==> flow/design.v <==
module MN_Serials (
    input wire [2:0] mp0, mp1, mp2, mp3, mp4, mp5, mp6, mp7,
    output wire [2:0]  mn0, mn1, mn2, mn3, mn4, mn5, mn6, mn7
);
    wire [2:0] mp [0:7];
    reg [2:0] mn [0:7];
    assign mp[0] = mp0;
    assign mp[1] = mp1;
    assign mp[2] = mp2;
    assign mp[3] = mp3;
    assign mp[4] = mp4;
    assign mp[5] = mp5;
    assign mp[6] = mp6;
    assign mp[7] = mp7;
    assign mn0 = mn[0];
    assign mn1 = mn[1];
    assign mn2 = mn[2];
    assign mn3 = mn[3];
    assign mn4 = mn[4];
    assign mn5 = mn[5];
    assign mn6 = mn[6];
    assign mn7 = mn[7];
    integer i;
    always @(*) begin
        for (i=0; i<8; i=i+1) begin
            mn[i] = 3'd0;
        end
        for (i=0; i<8; i=i+1) begin
            mn[mp[i]] = i;
        end
    end
endmodule
module NB_Series (
    input wire [2:0] mp0, mp1, mp2, mp3, mp4, mp5, mp6, mp7,mn0, mn1, mn2, mn3, mn4, mn5, mn6, mn7,
    output wire [2:0]  nb0, nb1, nb2, nb3, nb4, nb5, nb6, nb7
);
    wire [2:0] mp [0:7];
    reg [2:0] nb [0:7];
    wire [2:0] mt [0:7];
    wire [2:0] mn [0:7];
    assign mp[0] = mp0;
    assign mp[1] = mp1;
    assign mp[2] = mp2;
    assign mp[3] = mp3;
    assign mp[4] = mp4;
    assign mp[5] = mp5;
    assign mp[6] = mp6;
    assign mp[7] = mp7;
    assign mn[0] = mn0;
    assign mn[1] = mn1;
    assign mn[2] = mn2;
    assign mn[3] = mn3;
    assign mn[4] = mn4;
    assign mn[5] = mn5;
    assign mn[6] = mn6;
    assign mn[7] = mn7;
    assign nb0 = nb[0];
    assign nb1 = nb[1];
    assign nb2 = nb[2];
    assign nb3 = nb[3];
    assign nb4 = nb[4];
    assign nb5 = nb[5];
    assign nb6 = nb[6];
    assign nb7 = nb[7];
    assign mt[0] = 3'd1;
    assign mt[1] = 3'd0;
    assign mt[2] = 3'd3;
    assign mt[3] = 3'd2;
    assign mt[4] = 3'd5;
    assign mt[5] = 3'd4;
    assign mt[6] = 3'd7;
    assign mt[7] = 3'd6;
    integer i;
    always @(*) begin
        for (i=0; i<8; i=i+1) begin
            nb[i] = mn[mt[mp[i]]];
        end
    end
endmodule
`timescale 1ns / 1ps
module Priority_4_Encoder(input wire [3:0] in1, output wire [1:0] value);
    wire [1:0] data_2;
    assign value[1] = &(in1[1:0]);
    assign value[0] = data_2[0];
    assign data_2 = value[1] ? in1[3:2] : in1[1:0];
endmodule
module decoder2to4 (
    input [1:0] in,      
    output reg [3:0] out  
);
always @(*) begin
    out = 4'b0000;  
    case (in)
        2'b00: out[0] = 1;
        2'b01: out[1] = 1;
        2'b10: out[2] = 1;
        2'b11: out[3] = 1;
        default: out = 4'b0000;  
    endcase
end
endmodule
module benes_4(
    input [1:0] in0,
    input [1:0] in1,
    input [1:0] in2,
    input [1:0] in3,
    output reg state_0_0,
    output reg state_0_1,
    output reg state_0_2,
    output reg state_1_0,
    output reg state_1_1,
    output reg state_1_2
);
always @(*) begin
    case({in0, in1, in2, in3})
        {2'd0, 2'd1, 2'd2, 2'd3}: begin
            state_0_0 = 1'b1;
            state_0_1 = 1'b1;
            state_0_2 = 1'b1;
            state_1_0 = 1'b1;
            state_1_1 = 1'b1;
            state_1_2 = 1'b1;
        end
        {2'd0, 2'd1, 2'd3, 2'd2}: begin
            state_0_0 = 1'b1;
            state_0_1 = 1'b1;
            state_0_2 = 1'b1;
            state_1_0 = 1'b1;
            state_1_1 = 1'b1;
            state_1_2 = 1'b0;
        end
        {2'd0, 2'd2, 2'd1, 2'd3}: begin
            state_0_0 = 1'b1;
            state_0_1 = 1'b1;
            state_0_2 = 1'b1;
            state_1_0 = 1'b0;
            state_1_1 = 1'b0;
            state_1_2 = 1'b0;
        end
        {2'd0, 2'd2, 2'd3, 2'd1}: begin
            state_0_0 = 1'b1;
            state_0_1 = 1'b1;
            state_0_2 = 1'b1;
            state_1_0 = 1'b1;
            state_1_1 = 1'b0;
            state_1_2 = 1'b0;
        end
        {2'd0, 2'd3, 2'd1, 2'd2}: begin
            state_0_0 = 1'b1;
            state_0_1 = 1'b1;
            state_0_2 = 1'b1;
            state_1_0 = 1'b0;
            state_1_1 = 1'b0;
            state_1_2 = 1'b1;
        end
        {2'd0, 2'd3, 2'd2, 2'd1}: begin
            state_0_0 = 1'b1;
            state_0_1 = 1'b1;
            state_0_2 = 1'b1;
            state_1_0 = 1'b1;
            state_1_1 = 1'b0;
            state_1_2 = 1'b1;
        end
        {2'd1, 2'd0, 2'd2, 2'd3}: begin
            state_0_0 = 1'b1;
            state_0_1 = 1'b1;
            state_0_2 = 1'b0;
            state_1_0 = 1'b1;
            state_1_1 = 1'b1;
            state_1_2 = 1'b1;
        end
        {2'd1, 2'd0, 2'd3, 2'd2}: begin
            state_0_0 = 1'b1;
            state_0_1 = 1'b1;
            state_0_2 = 1'b0;
            state_1_0 = 1'b1;
            state_1_1 = 1'b1;
            state_1_2 = 1'b0;
        end
        {2'd1, 2'd2, 2'd0, 2'd3}: begin
            state_0_0 = 1'b1;
            state_0_1 = 1'b1;
            state_0_2 = 1'b0;
            state_1_0 = 1'b0;
            state_1_1 = 1'b0;
            state_1_2 = 1'b0;
        end
        {2'd1, 2'd2, 2'd3, 2'd0}: begin
            state_0_0 = 1'b1;
            state_0_1 = 1'b1;
            state_0_2 = 1'b0;
            state_1_0 = 1'b1;
            state_1_1 = 1'b0;
            state_1_2 = 1'b0;
        end
        {2'd1, 2'd3, 2'd0, 2'd2}: begin
            state_0_0 = 1'b1;
            state_0_1 = 1'b1;
            state_0_2 = 1'b0;
            state_1_0 = 1'b0;
            state_1_1 = 1'b0;
            state_1_2 = 1'b1;
        end
        {2'd1, 2'd3, 2'd2, 2'd0}: begin
            state_0_0 = 1'b1;
            state_0_1 = 1'b1;
            state_0_2 = 1'b0;
            state_1_0 = 1'b1;
            state_1_1 = 1'b0;
            state_1_2 = 1'b1;
        end
        {2'd2, 2'd0, 2'd1, 2'd3}: begin
            state_0_0 = 1'b1;
            state_0_1 = 1'b0;
            state_0_2 = 1'b0;
            state_1_0 = 1'b1;
            state_1_1 = 1'b1;
            state_1_2 = 1'b1;
        end
        {2'd2, 2'd0, 2'd3, 2'd1}: begin
            state_0_0 = 1'b1;
            state_0_1 = 1'b0;
            state_0_2 = 1'b0;
            state_1_0 = 1'b0;
            state_1_1 = 1'b1;
            state_1_2 = 1'b1;
        end
        {2'd2, 2'd1, 2'd0, 2'd3}: begin
            state_0_0 = 1'b1;
            state_0_1 = 1'b0;
            state_0_2 = 1'b1;
            state_1_0 = 1'b1;
            state_1_1 = 1'b1;
            state_1_2 = 1'b1;
        end
        {2'd2, 2'd1, 2'd3, 2'd0}: begin
            state_0_0 = 1'b1;
            state_0_1 = 1'b0;
            state_0_2 = 1'b1;
            state_1_0 = 1'b0;
            state_1_1 = 1'b1;
            state_1_2 = 1'b1;
        end
        {2'd2, 2'd3, 2'd0, 2'd1}: begin
            state_0_0 = 1'b1;
            state_0_1 = 1'b0;
            state_0_2 = 1'b1;
            state_1_0 = 1'b1;
            state_1_1 = 1'b0;
            state_1_2 = 1'b1;
        end
        {2'd2, 2'd3, 2'd1, 2'd0}: begin
            state_0_0 = 1'b1;
            state_0_1 = 1'b0;
            state_0_2 = 1'b0;
            state_1_0 = 1'b1;
            state_1_1 = 1'b0;
            state_1_2 = 1'b1;
        end
        {2'd3, 2'd0, 2'd1, 2'd2}: begin
            state_0_0 = 1'b1;
            state_0_1 = 1'b0;
            state_0_2 = 1'b0;
            state_1_0 = 1'b1;
            state_1_1 = 1'b1;
            state_1_2 = 1'b0;
        end
        {2'd3, 2'd0, 2'd2, 2'd1}: begin
            state_0_0 = 1'b1;
            state_0_1 = 1'b0;
            state_0_2 = 1'b0;
            state_1_0 = 1'b0;
            state_1_1 = 1'b1;
            state_1_2 = 1'b0;
        end
        {2'd3, 2'd1, 2'd0, 2'd2}: begin
            state_0_0 = 1'b1;
            state_0_1 = 1'b0;
            state_0_2 = 1'b1;
            state_1_0 = 1'b1;
            state_1_1 = 1'b1;
            state_1_2 = 1'b0;
        end
        {2'd3, 2'd1, 2'd2, 2'd0}: begin
            state_0_0 = 1'b1;
            state_0_1 = 1'b0;
            state_0_2 = 1'b1;
            state_1_0 = 1'b0;
            state_1_1 = 1'b1;
            state_1_2 = 1'b0;
        end
        {2'd3, 2'd2, 2'd0, 2'd1}: begin
            state_0_0 = 1'b1;
            state_0_1 = 1'b0;
            state_0_2 = 1'b1;
            state_1_0 = 1'b1;
            state_1_1 = 1'b0;
            state_1_2 = 1'b0;
        end
        {2'd3, 2'd2, 2'd1, 2'd0}: begin
            state_0_0 = 1'b1;
            state_0_1 = 1'b0;
            state_0_2 = 1'b0;
            state_1_0 = 1'b1;
            state_1_1 = 1'b0;
            state_1_2 = 1'b0;
        end
        default: begin
            state_0_0 = 1'b0;
            state_0_1 = 1'b0;
            state_0_2 = 1'b0;
            state_1_0 = 1'b0;
            state_1_1 = 1'b0;
            state_1_2 = 1'b0;
        end
    endcase
end
endmodule
module Benes_8p (input wire [2:0] mp0, mp1, mp2, mp3, mp4, mp5, mp6, mp7,
    input clk,
    output reg [19:0] state
);
    wire [2:0] nb0, nb1, nb2, nb3, nb4, nb5, nb6, nb7;
    wire [2:0]  mn0, mn1, mn2, mn3, mn4, mn5, mn6, mn7;
    MN_Serials m1(.mp0(mp0),
    .mp1(mp1),
    .mp2(mp2),
    .mp3(mp3),
    .mp4(mp4),
    .mp5(mp5),
    .mp6(mp6),
    .mp7(mp7),
    .mn0(mn0),
    .mn1(mn1),
    .mn2(mn2),
    .mn3(mn3),
    .mn4(mn4),
    .mn5(mn5),
    .mn6(mn6),
    .mn7(mn7)
    );
    NB_Series m2(.mp0(MP_1[0]),
    .mp1(MP_1[1]),
    .mp2(MP_1[2]),
    .mp3(MP_1[3]),
    .mp4(MP_1[4]),
    .mp5(MP_1[5]),
    .mp6(MP_1[6]),
    .mp7(MP_1[7]),
    .mn0(MN_1[0]),
    .mn1(MN_1[1]),
    .mn2(MN_1[2]),
    .mn3(MN_1[3]),
    .mn4(MN_1[4]),
    .mn5(MN_1[5]),
    .mn6(MN_1[6]),
    .mn7(MN_1[7]),
    .nb0(nb0),
    .nb1(nb1),
    .nb2(nb2),
    .nb3(nb3),
    .nb4(nb4),
    .nb5(nb5),
    .nb6(nb6),
    .nb7(nb7)
    );
    wire [2:0] mp [0:7];
    integer i, j, m;
    reg [2:0] MP_1 [0:7];
    reg [2:0] MN_1 [0:7];
    reg [2:0] MP_2 [0:7];
    reg [2:0] NB_2 [0:7];
    reg [3:0] CI_2;
    reg [2:0] MP_3 [0:7];
    reg [2:0] NB_3 [0:7];
    reg [3:0] CI_3;
    wire [2:0] P_NEXT_3_W;
    reg [2:0] P_NEXT_3;
    reg [3:0] COVER_TBL_3;
    assign P_NEXT_3_W = (NB_2[1] == 3'b000) ? 3'b010 : NB_2[1];
    wire [3:0] MASK_3_2, MASK_3;
    wire [1:0] MIN_PORT_3_W; 
    assign MASK_3_2 = 4'b0001;
    decoder2to4 d3(.in(P_NEXT_3_W[2:1]),
    .out(MASK_3)
    );
    Priority_4_Encoder p3(.in1(COVER_TBL_3),
    .value(MIN_PORT_3_W)
    );
    reg [2:0] MP_4 [0:7];
    reg [2:0] NB_4 [0:7];
    reg [3:0] CI_4;
    wire [2:0] P_NEXT_4_W, P_NEXT_4_W1;
    reg [2:0] P_NEXT_4;
    reg [3:0] COVER_TBL_4;
    assign P_NEXT_4_W = NB_3[{P_NEXT_3[2:1], ~P_NEXT_3[0]}];
    assign P_NEXT_4_W1 = (COVER_TBL_3[P_NEXT_4_W[2:1]] == 0) ? P_NEXT_4_W: {MIN_PORT_3_W,1'b0} ;
    wire [3:0] MASK_4;
    wire [1:0] MIN_PORT_4_W;
    decoder2to4 d4(.in(P_NEXT_4_W1[2:1]),
    .out(MASK_4)
    );
    Priority_4_Encoder p4(.in1(COVER_TBL_4),
    .value(MIN_PORT_4_W)
    );
    reg [2:0] P_NEXT_5;
    reg [3:0] CI_5;
    reg [2:0] MP_5 [0:7];
    wire [2:0] P_NEXT_5_W, P_NEXT_5_W1;
    assign P_NEXT_5_W = NB_4[{P_NEXT_4[2:1], ~P_NEXT_4[0]}];
    assign P_NEXT_5_W1 = (COVER_TBL_4[P_NEXT_5_W[2:1]] == 0) ? P_NEXT_5_W: {MIN_PORT_4_W,1'b0} ;
    wire [3:0] MASK_5;
    decoder2to4 d5(.in(P_NEXT_5_W1[2:1]),
    .out(MASK_5)
    );
    reg [7:0] CO;
    reg [3:0] CI_6;
    reg [1:0] ump [0:3];
    reg [1:0] dmp [0:3];
    wire state_0_0, state_0_1, state_0_2, state_1_0, state_1_1, state_1_2;
    wire state_0_0d, state_0_1d, state_0_2d, state_1_0d, state_1_1d, state_1_2d;
    benes_4 B6_U(.in0(ump[0]),
        .in1(ump[1]),
        .in2(ump[2]),
        .in3(ump[3]),
        .state_0_0(state_0_0),
        .state_0_1(state_0_1),
        .state_0_2(state_0_2),
        .state_1_0(state_1_0),
        .state_1_1(state_1_1),
        .state_1_2(state_1_2)
    );
    benes_4 B6_D(.in0(dmp[0]),
        .in1(dmp[1]),
        .in2(dmp[2]),
        .in3(dmp[3]),
        .state_0_0(state_0_0d),
        .state_0_1(state_0_1d),
        .state_0_2(state_0_2d),
        .state_1_0(state_1_0d),
        .state_1_1(state_1_1d),
        .state_1_2(state_1_2d)
    );
    always@(posedge clk)begin
        MN_1[0] <= mn0;
        MN_1[1] <= mn1;
        MN_1[2] <= mn2;
        MN_1[3] <= mn3;
        MN_1[4] <= mn4;
        MN_1[5] <= mn5;
        MN_1[6] <= mn6;
        MN_1[7] <= mn7;
        MP_1[0] <= mp0;
        MP_1[1] <= mp1;
        MP_1[2] <= mp2;
        MP_1[3] <= mp3;
        MP_1[4] <= mp4;
        MP_1[5] <= mp5;
        MP_1[6] <= mp6;
        MP_1[7] <= mp7;
        NB_2[0] <= nb0;
        NB_2[1] <= nb1;
        NB_2[2] <= nb2;
        NB_2[3] <= nb3;
        NB_2[4] <= nb4;
        NB_2[5] <= nb5;
        NB_2[6] <= nb6;
        NB_2[7] <= nb7;
        MP_2[0] <= MP_1[0];
        MP_2[1] <= MP_1[1];
        MP_2[2] <= MP_1[2];
        MP_2[3] <= MP_1[3];
        MP_2[4] <= MP_1[4];
        MP_2[5] <= MP_1[5];
        MP_2[6] <= MP_1[6];
        MP_2[7] <= MP_1[7];
        CI_2[0] <= 1'b1;
        CI_2[1] <= 1'b0;
        CI_2[2] <= 1'b0;
        CI_2[3] <= 1'b0;
        P_NEXT_3 <= P_NEXT_3_W; 
        CI_3 <= CI_2 | (MASK_3 & {4{~P_NEXT_3_W[0]}});
        MP_3[0] <= MP_2[0];
        MP_3[1] <= MP_2[1];
        MP_3[2] <= MP_2[2];
        MP_3[3] <= MP_2[3];
        MP_3[4] <= MP_2[4];
        MP_3[5] <= MP_2[5];
        MP_3[6] <= MP_2[6];
        MP_3[7] <= MP_2[7];
        NB_3[0] <= NB_2[0];
        NB_3[1] <= NB_2[1];
        NB_3[2] <= NB_2[2];
        NB_3[3] <= NB_2[3];
        NB_3[4] <= NB_2[4];
        NB_3[5] <= NB_2[5];
        NB_3[6] <= NB_2[6];
        NB_3[7] <= NB_2[7];
        COVER_TBL_3 <= MASK_3 | MASK_3_2;
        P_NEXT_4 <= P_NEXT_4_W1; 
        CI_4 <= CI_3 | (MASK_4 & {4{~P_NEXT_4_W1[0]}});
        MP_4[0] <= MP_3[0];
        MP_4[1] <= MP_3[1];
        MP_4[2] <= MP_3[2];
        MP_4[3] <= MP_3[3];
        MP_4[4] <= MP_3[4];
        MP_4[5] <= MP_3[5];
        MP_4[6] <= MP_3[6];
        MP_4[7] <= MP_3[7];
        NB_4[0] <= NB_3[0];
        NB_4[1] <= NB_3[1];
        NB_4[2] <= NB_3[2];
        NB_4[3] <= NB_3[3];
        NB_4[4] <= NB_3[4];
        NB_4[5] <= NB_3[5];
        NB_4[6] <= NB_3[6];
        NB_4[7] <= NB_3[7];
        COVER_TBL_4 <= MASK_4 | COVER_TBL_3;
        MP_5[0] <= MP_4[0];
        MP_5[1] <= MP_4[1];
        MP_5[2] <= MP_4[2];
        MP_5[3] <= MP_4[3];
        MP_5[4] <= MP_4[4];
        MP_5[5] <= MP_4[5];
        MP_5[6] <= MP_4[6];
        MP_5[7] <= MP_4[7];
        P_NEXT_5 <= P_NEXT_5_W1; 
        CI_5 <= CI_4 | (MASK_5 & {4{~P_NEXT_5_W1[0]}});
        for (i=0; i<8; i=i+1) begin
            CO[MP_5[i]] <= CI_5[i[2:1]] ^ i[0] ;
        end
        for (j=0; j<4; j=j+1) begin
            ump[j] <= (CI_5[j]== 1'b1) ? MP_5[2*j][2:1] : MP_5[2*j+1][2:1];
            dmp[j] <= (CI_5[j]== 1'b1) ? MP_5[2*j+1][2:1] : MP_5[2*j][2:1];
        end
        CI_6 <= CI_5;
        for (m=0; m<4; m=m+1) begin
            state[5*m] <= CI_6[m];
            state[5*m+4] <= CO[2*m];
        end
        state[1] <= state_0_0;
        state[2] <= state_0_1;
        state[3] <= state_0_2;
        state[6] <= state_1_0;
        state[7] <= state_1_1;
        state[8] <= state_1_2;
        state[11] <= state_0_0d;
        state[12] <= state_0_1d;
        state[13] <= state_0_2d;
        state[16] <= state_1_0d;
        state[17] <= state_1_1d;
        state[18] <= state_1_2d;
    end
endmodule
Reports on Benes_8p --
Tool output for the design above, in the order of the flow. Line numbers count from 1 in the design file above. Operators carry their Yosys type and port widths (W data, S select, Z words). Library cell names are shortened. A cell with -- has no value.
Design: top Benes_8p, clock port clk, cell library sky130hd, timing corner tt_025C_1v80

Word-level counts --
Source: Yosys, flattened and elaborated. Widths are those after wreduce; folded enables and synchronous resets count as part of the registers. Registers that Yosys merges into a memory's read port (data or address) are not register bits. Print and check cells do not count. Equal cells are merged and count once.
Word-level totals: bits in registers 288, bits of input ports 25, output and inout port bits 20, cells after elaboration 608
Operators by class: add/subtract/negate cells 8, eq/ne operators 232, shift-type cells 18, muxes and demuxes 111, bitwise logic cells 39, reductions and logical operators 110
Operators with widths (count):
- $pmux W3 S8 | 18
- $reduce_or A7 Y1 | 56
- $pmux W3 S2 | 56
- $eq A3 B3 Y1 const B | 100
- $eq A8 B8 Y1 const B | 24
- $eq A3 B2 Y1 const B | 50
- $reduce_or A12 Y1 | 8
- $eq A8 B7 Y1 const B | 12
- $logic_not A3 Y1 | 26
- $eq A3 B1 Y1 const B | 25
- $shift A1 B4 Y8 | 8
- $shift A1 B4 Y8 const A | 8
- $eq A8 B6 Y1 const B | 8
- $and A8 B8 Y8 | 8
- $or A8 B8 Y8 | 8
- $not A8 Y8 | 8
- $reduce_or A24 Y1 | 2
- $reduce_or A3 Y1 | 12
- $reduce_or A16 Y1 | 2
- $neg A3 Y4 | 8
- $eq A8 B5 Y1 const B | 4
- $pmux W1 S2 | 12
- $mux W2 | 8
- $mux W1 | 14
- $eq A2 B2 Y1 const B | 6
- $and A4 B4 Y4 | 3
- $or A4 B4 Y4 | 3
- $not A1 Y1 | 9
Not listed: further kinds 5, cells in them 12.

Longest topological paths --
Longest topological path by Yosys (ltp), each cell counted once; first at word level (registers and memories cut), then after technology mapping (sequential cells cut; the memories' decode and read muxes count).
Depth: word-level depth 19, ABC_AREA 0, depth in mapped cells 8, depth with buffers taken out 8

Mapped cells and area --
Source: synth_stat.txt of the flow (Yosys; design flattened, memories mapped). It holds for the ABC_AREA given above (unset counts as 0); a run with the other value may have another netlist. Totals and module areas in this step are rounded.
Cells by type:
- dfxtp_1 | count 279, area in all 5.59E+03 um2
- mux4_2 | count 23, area in all 517.997 um2
- a21oi_1 | count 61, area in all 305.293 um2
- o21ai_0 | count 61, area in all 305.293 um2
- nand2_1 | count 80, area in all 300.288 um2
- nor2_1 | count 63, area in all 236.477 um2
- mux2_2 | count 20, area in all 225.216 um2
- nand2b_1 | count 36, area in all 225.216 um2
- clkbuf_1 | count 58, area in all 217.709 um2
- mux2i_1 | count 21, area in all 210.202 um2
- inv_1 | count 50, area in all 187.68 um2
- nand3_1 | count 36, area in all 180.173 um2
- nor2b_1 | count 28, area in all 175.168 um2
- nor3b_1 | count 23, area in all 172.666 um2
- nor3_1 | count 29, area in all 145.139 um2
- ha_1 | count 11, area in all 137.632 um2
- nand3b_1 | count 17, area in all 127.622 um2
- a31oi_1 | count 17, area in all 106.352 um2
Not listed: further types 55, cells in them 214.
Synthesis totals: standard cells after synthesis 1127, cell area after synthesis 11000 um2, sequential part of the area 5600 um2, flip-flop cells 279, buffer cells 64
The figures by module come from a second, unflattened synthesis with its own total; it is not the netlist above.
Unflattened totals: cells (unflattened synthesis) 1023, area total of the unflattened synthesis 11000 um2
Each row is one instance without its submodules.
By module:
- Benes_8p | times used 1, cells 571, area 7500 um2, seq. area 5600 um2
- NB_Series | times used 1, cells 107, area 1500 um2, seq. area 0.0 um2
- benes_4 | times used 2, cells 92, area 680 um2, seq. area 0.0 um2
- MN_Serials | times used 1, cells 141, area 950 um2, seq. area 0.0 um2
- decoder2to4 | times used 3, cells 4, area 26 um2, seq. area 0.0 um2
- Priority_4_Encoder | times used 2, cells 4, area 25 um2, seq. area 0.0 um2

Timing after synthesis --
Source: OpenSTA report_checks on the synthesized netlist (no wires, ideal clock, input and output delay 20% of the period each), path of least setup slack; recovery checks are left aside. Register names are those of the netlist, which keeps one name where synthesis merged equal registers.
Timing post-synthesis: path type register -> register, from reg MP_5[3][1], to reg CO[0], period 2.5 ns, setup time 0.137 ns, launch time at the first pin 0.000 ns, arrival time 1.852 ns, data required time 2.363 ns, setup slack 0.511 ns, path delay 1.989 ns, stages 9, path buffers 0, period reached after synthesis 1.989 ns
"path delay" is the arrival time less input delay plus setup time. "stages" counts driving pins, that of a launching flip-flop among them; a cell with two outputs on the path counts twice. "period reached after synthesis" = period - worst setup slack (recovery checks aside). The figure is calculated, with input and output delays left at 20% of the set period. The rows between start and end are the longest chain of elaborated cells between them; the timing report does not say that the signal goes this way. Where chains are equally long, one stands for them. A line is the first line of the expression or statement that the cell stems from. Yosys adds cells for indexed reads and writes and turns some case tables into memories. Lines with a computed index may be missing from the assigning lines.
On the way, post-synthesis: cells stage by stage dfxtp_1 > inv_1 > ha_1 > nor4_1 > nand2_1 > and3_1 > a211o_1 > a221oi_1 > o221ai_1, cells in the longest elaborated chain 13, elaborated cells between the ends (all ways) 14, source lines of those cells 1, those cells by class add/sub (1); shift (2); logic (11)
RTL lines, path post-synthesis:
- from (decl) | line 408 | reg [2:0] MP_5 [0:7];
- from (assign) | line 522 | MP_5[3] <= MP_4[3];
- $neg A3 Y4 | line 530 | CO[MP_5[i]] <= CI_5[i[2:1]] ^ i[0] ;
- $shift A1 B4 Y8 | line 530
- $not A8 Y8 | line 530
- $and A8 B8 Y8 | line 530
- $or A8 B8 Y8 | line 530
- $and A8 B8 Y8 | line 530
- $or A8 B8 Y8 | line 530
- $and A8 B8 Y8 | line 530
- $or A8 B8 Y8 | line 530
- $and A8 B8 Y8 | line 530
- $or A8 B8 Y8 | line 530
- $and A8 B8 Y8 | line 530
- $or A8 B8 Y8 | line 530
- to (decl) | line 416 | reg [7:0] CO;

Timing after layout --
From the final timing report of entry A: the path of least setup slack in the routed layout; clock arrival at registers is part of the times.
Timing post-layout: path type register -> register, from reg P_NEXT_3[0], to reg CI_4[1], period 1.31 ns, setup time 0.07 ns, launch time at the first pin 0.52 ns, arrival time 2.33 ns, data required time 1.75 ns, setup slack -0.58 ns, stages 8, path buffers 1
The rows between start and end are the longest chain of elaborated cells between them; the timing report does not say that the signal goes this way. Where chains are equally long, one stands for them.
On the way, post-layout: cells stage by stage dfxtp_4 > buf_6 > or3b_4 > a21boi_2 > o221ai_2 > nand2_2 > o211ai_1 > a31o_1, cells in the longest elaborated chain 10, elaborated cells between the ends (all ways) 21, source lines of those cells 4, those cells by class eq/ne (10); shift (1); mux (3); logic (4); reduce/logical (3)
RTL lines, path post-layout:
- from (decl) | line 378 | reg [2:0] P_NEXT_3;
- from (assign) | line 481 | P_NEXT_3 <= P_NEXT_3_W;
- $not A1 Y1 | line 396 | assign P_NEXT_4_W = NB_3[{P_NEXT_3[2:1], ~P_NEXT_3[0]}];
- $eq A3 B3 Y1 | line 396
- $pmux W3 S8 | line 396
- $shiftx A4 B2 Y1 | line 397 | assign P_NEXT_4_W1 = (COVER_TBL_3[P_NEXT_4_W[2:1]] == 0) ? P_NEXT_4_W: {MIN_PORT_3_W,1'b0} ;
- $mux W3 | line 397
- $logic_not A2 Y1 | line 93 | case (in)
- $reduce_or A3 Y1
- $pmux W1 S2 | line 93
- $and A4 B4 Y4 | line 501 | CI_4 <= CI_3 | (MASK_4 & {4{~P_NEXT_4_W1[0]}});
- $or A4 B4 Y4 | line 501
- to (assign) | line 501
- to (decl) | line 392 | reg [3:0] CI_4;

Measured results for Benes_8p: 2 stored runs of the Yosys and OpenROAD flow on sky130hd. The settings differ; the order carries no meaning. The constraints put input and output delay at 20% of the set period each and load the outputs with 0.01 pF.
"period achieved" is the run's clock period less its worst setup slack. It is reckoned from that one timing run; input and output delays stay at 20% of the period that was set.
"critical setup path time" = time allowed to the worst setup path (clock period - input delay - output delay, where it has them) - its slack; a late launch clock adds to it, a late capture clock takes from it.
"power": no workload was simulated; the value follows from the tool's default switching activity.
The measured numbers are rounded.

[entry A] flow files
==> flow/run.sh <==
#!/bin/bash
# the make line also repeats the synthesis and layout settings of config.mk as NAME=value (left out here)
make -C /OpenROAD-flow-scripts/flow DESIGN_CONFIG=/design/flow/config.mk WORK_HOME=/design/flow/orfs CLKGATE_MAP_FILE= finish
==> flow/config.mk <==
export PLATFORM = sky130hd
export DESIGN_NAME = Benes_8p
export DESIGN_NICKNAME = Benes_8p
export VERILOG_FILES = /design/flow/design.v
export SDC_FILE = /design/flow/constraint.sdc
export NUM_CORES = 4
export LEC_CHECK = 0
export CAP_MARGIN = 20
export CORE_ASPECT_RATIO = 1.94
export CORE_MARGIN = 2
export CORE_UTILIZATION = 42
export CTS_CLUSTER_DIAMETER = 138
export CTS_CLUSTER_SIZE = 67
export GPL_ROUTABILITY_DRIVEN = 1
export HOLD_SLACK_MARGIN = 0.06
export SETUP_SLACK_MARGIN = 0.34
export SLEW_MARGIN = 15
==> flow/constraint.sdc <==
create_clock -name core_clock -period 1.31 [get_ports {clk}]
set_input_delay 0.2620 -clock core_clock [delete_from_list [all_inputs] [get_ports {clk}]]
set_output_delay 0.2620 -clock core_clock [all_outputs]
set_load 0.01 [all_outputs]

[entry A] result: chip area after synthesis (Yosys) 11000 um2; overall die area 28000 um2; power 25000 µW; total negative slack -11 ns; utilization after routing 0.63; period achieved 1.888 ns; lowest setup slack -0.58 ns; critical setup path time 1.89 ns; class of the worst setup path register -> register

[entry B] flow files
==> flow/run.sh <==
#!/bin/bash
# the make line also repeats the synthesis and layout settings of config.mk as NAME=value (left out here)
make -C /OpenROAD-flow-scripts/flow DESIGN_CONFIG=/design/flow/config.mk WORK_HOME=/design/flow/orfs CLKGATE_MAP_FILE= finish
==> flow/config.mk <==
export PLATFORM = sky130hd
export DESIGN_NAME = Benes_8p
export DESIGN_NICKNAME = Benes_8p
export VERILOG_FILES = /design/flow/design.v
export SDC_FILE = /design/flow/constraint.sdc
export NUM_CORES = 4
export LEC_CHECK = 0
export CAP_MARGIN = 20
export CORE_MARGIN = 2
export CORE_UTILIZATION = 40
export CTS_CLUSTER_DIAMETER = 245
export GPL_ROUTABILITY_DRIVEN = 0
export MAX_ROUTING_LAYER = met4
export SLEW_MARGIN = 20
==> flow/constraint.sdc <==
create_clock -name core_clock -period 2.5 [get_ports {clk}]
set_input_delay 0.5000 -clock core_clock [delete_from_list [all_inputs] [get_ports {clk}]]
set_output_delay 0.5000 -clock core_clock [all_outputs]
set_load 0.01 [all_outputs]

[entry B] result: chip area after synthesis (Yosys) 11000 um2; overall die area 29000 um2; power 13000 µW; total negative slack 0.000 ns; utilization after routing 0.47; period achieved 2.186 ns; lowest setup slack 0.31 ns; critical setup path time 2.19 ns; class of the worst setup path register -> register
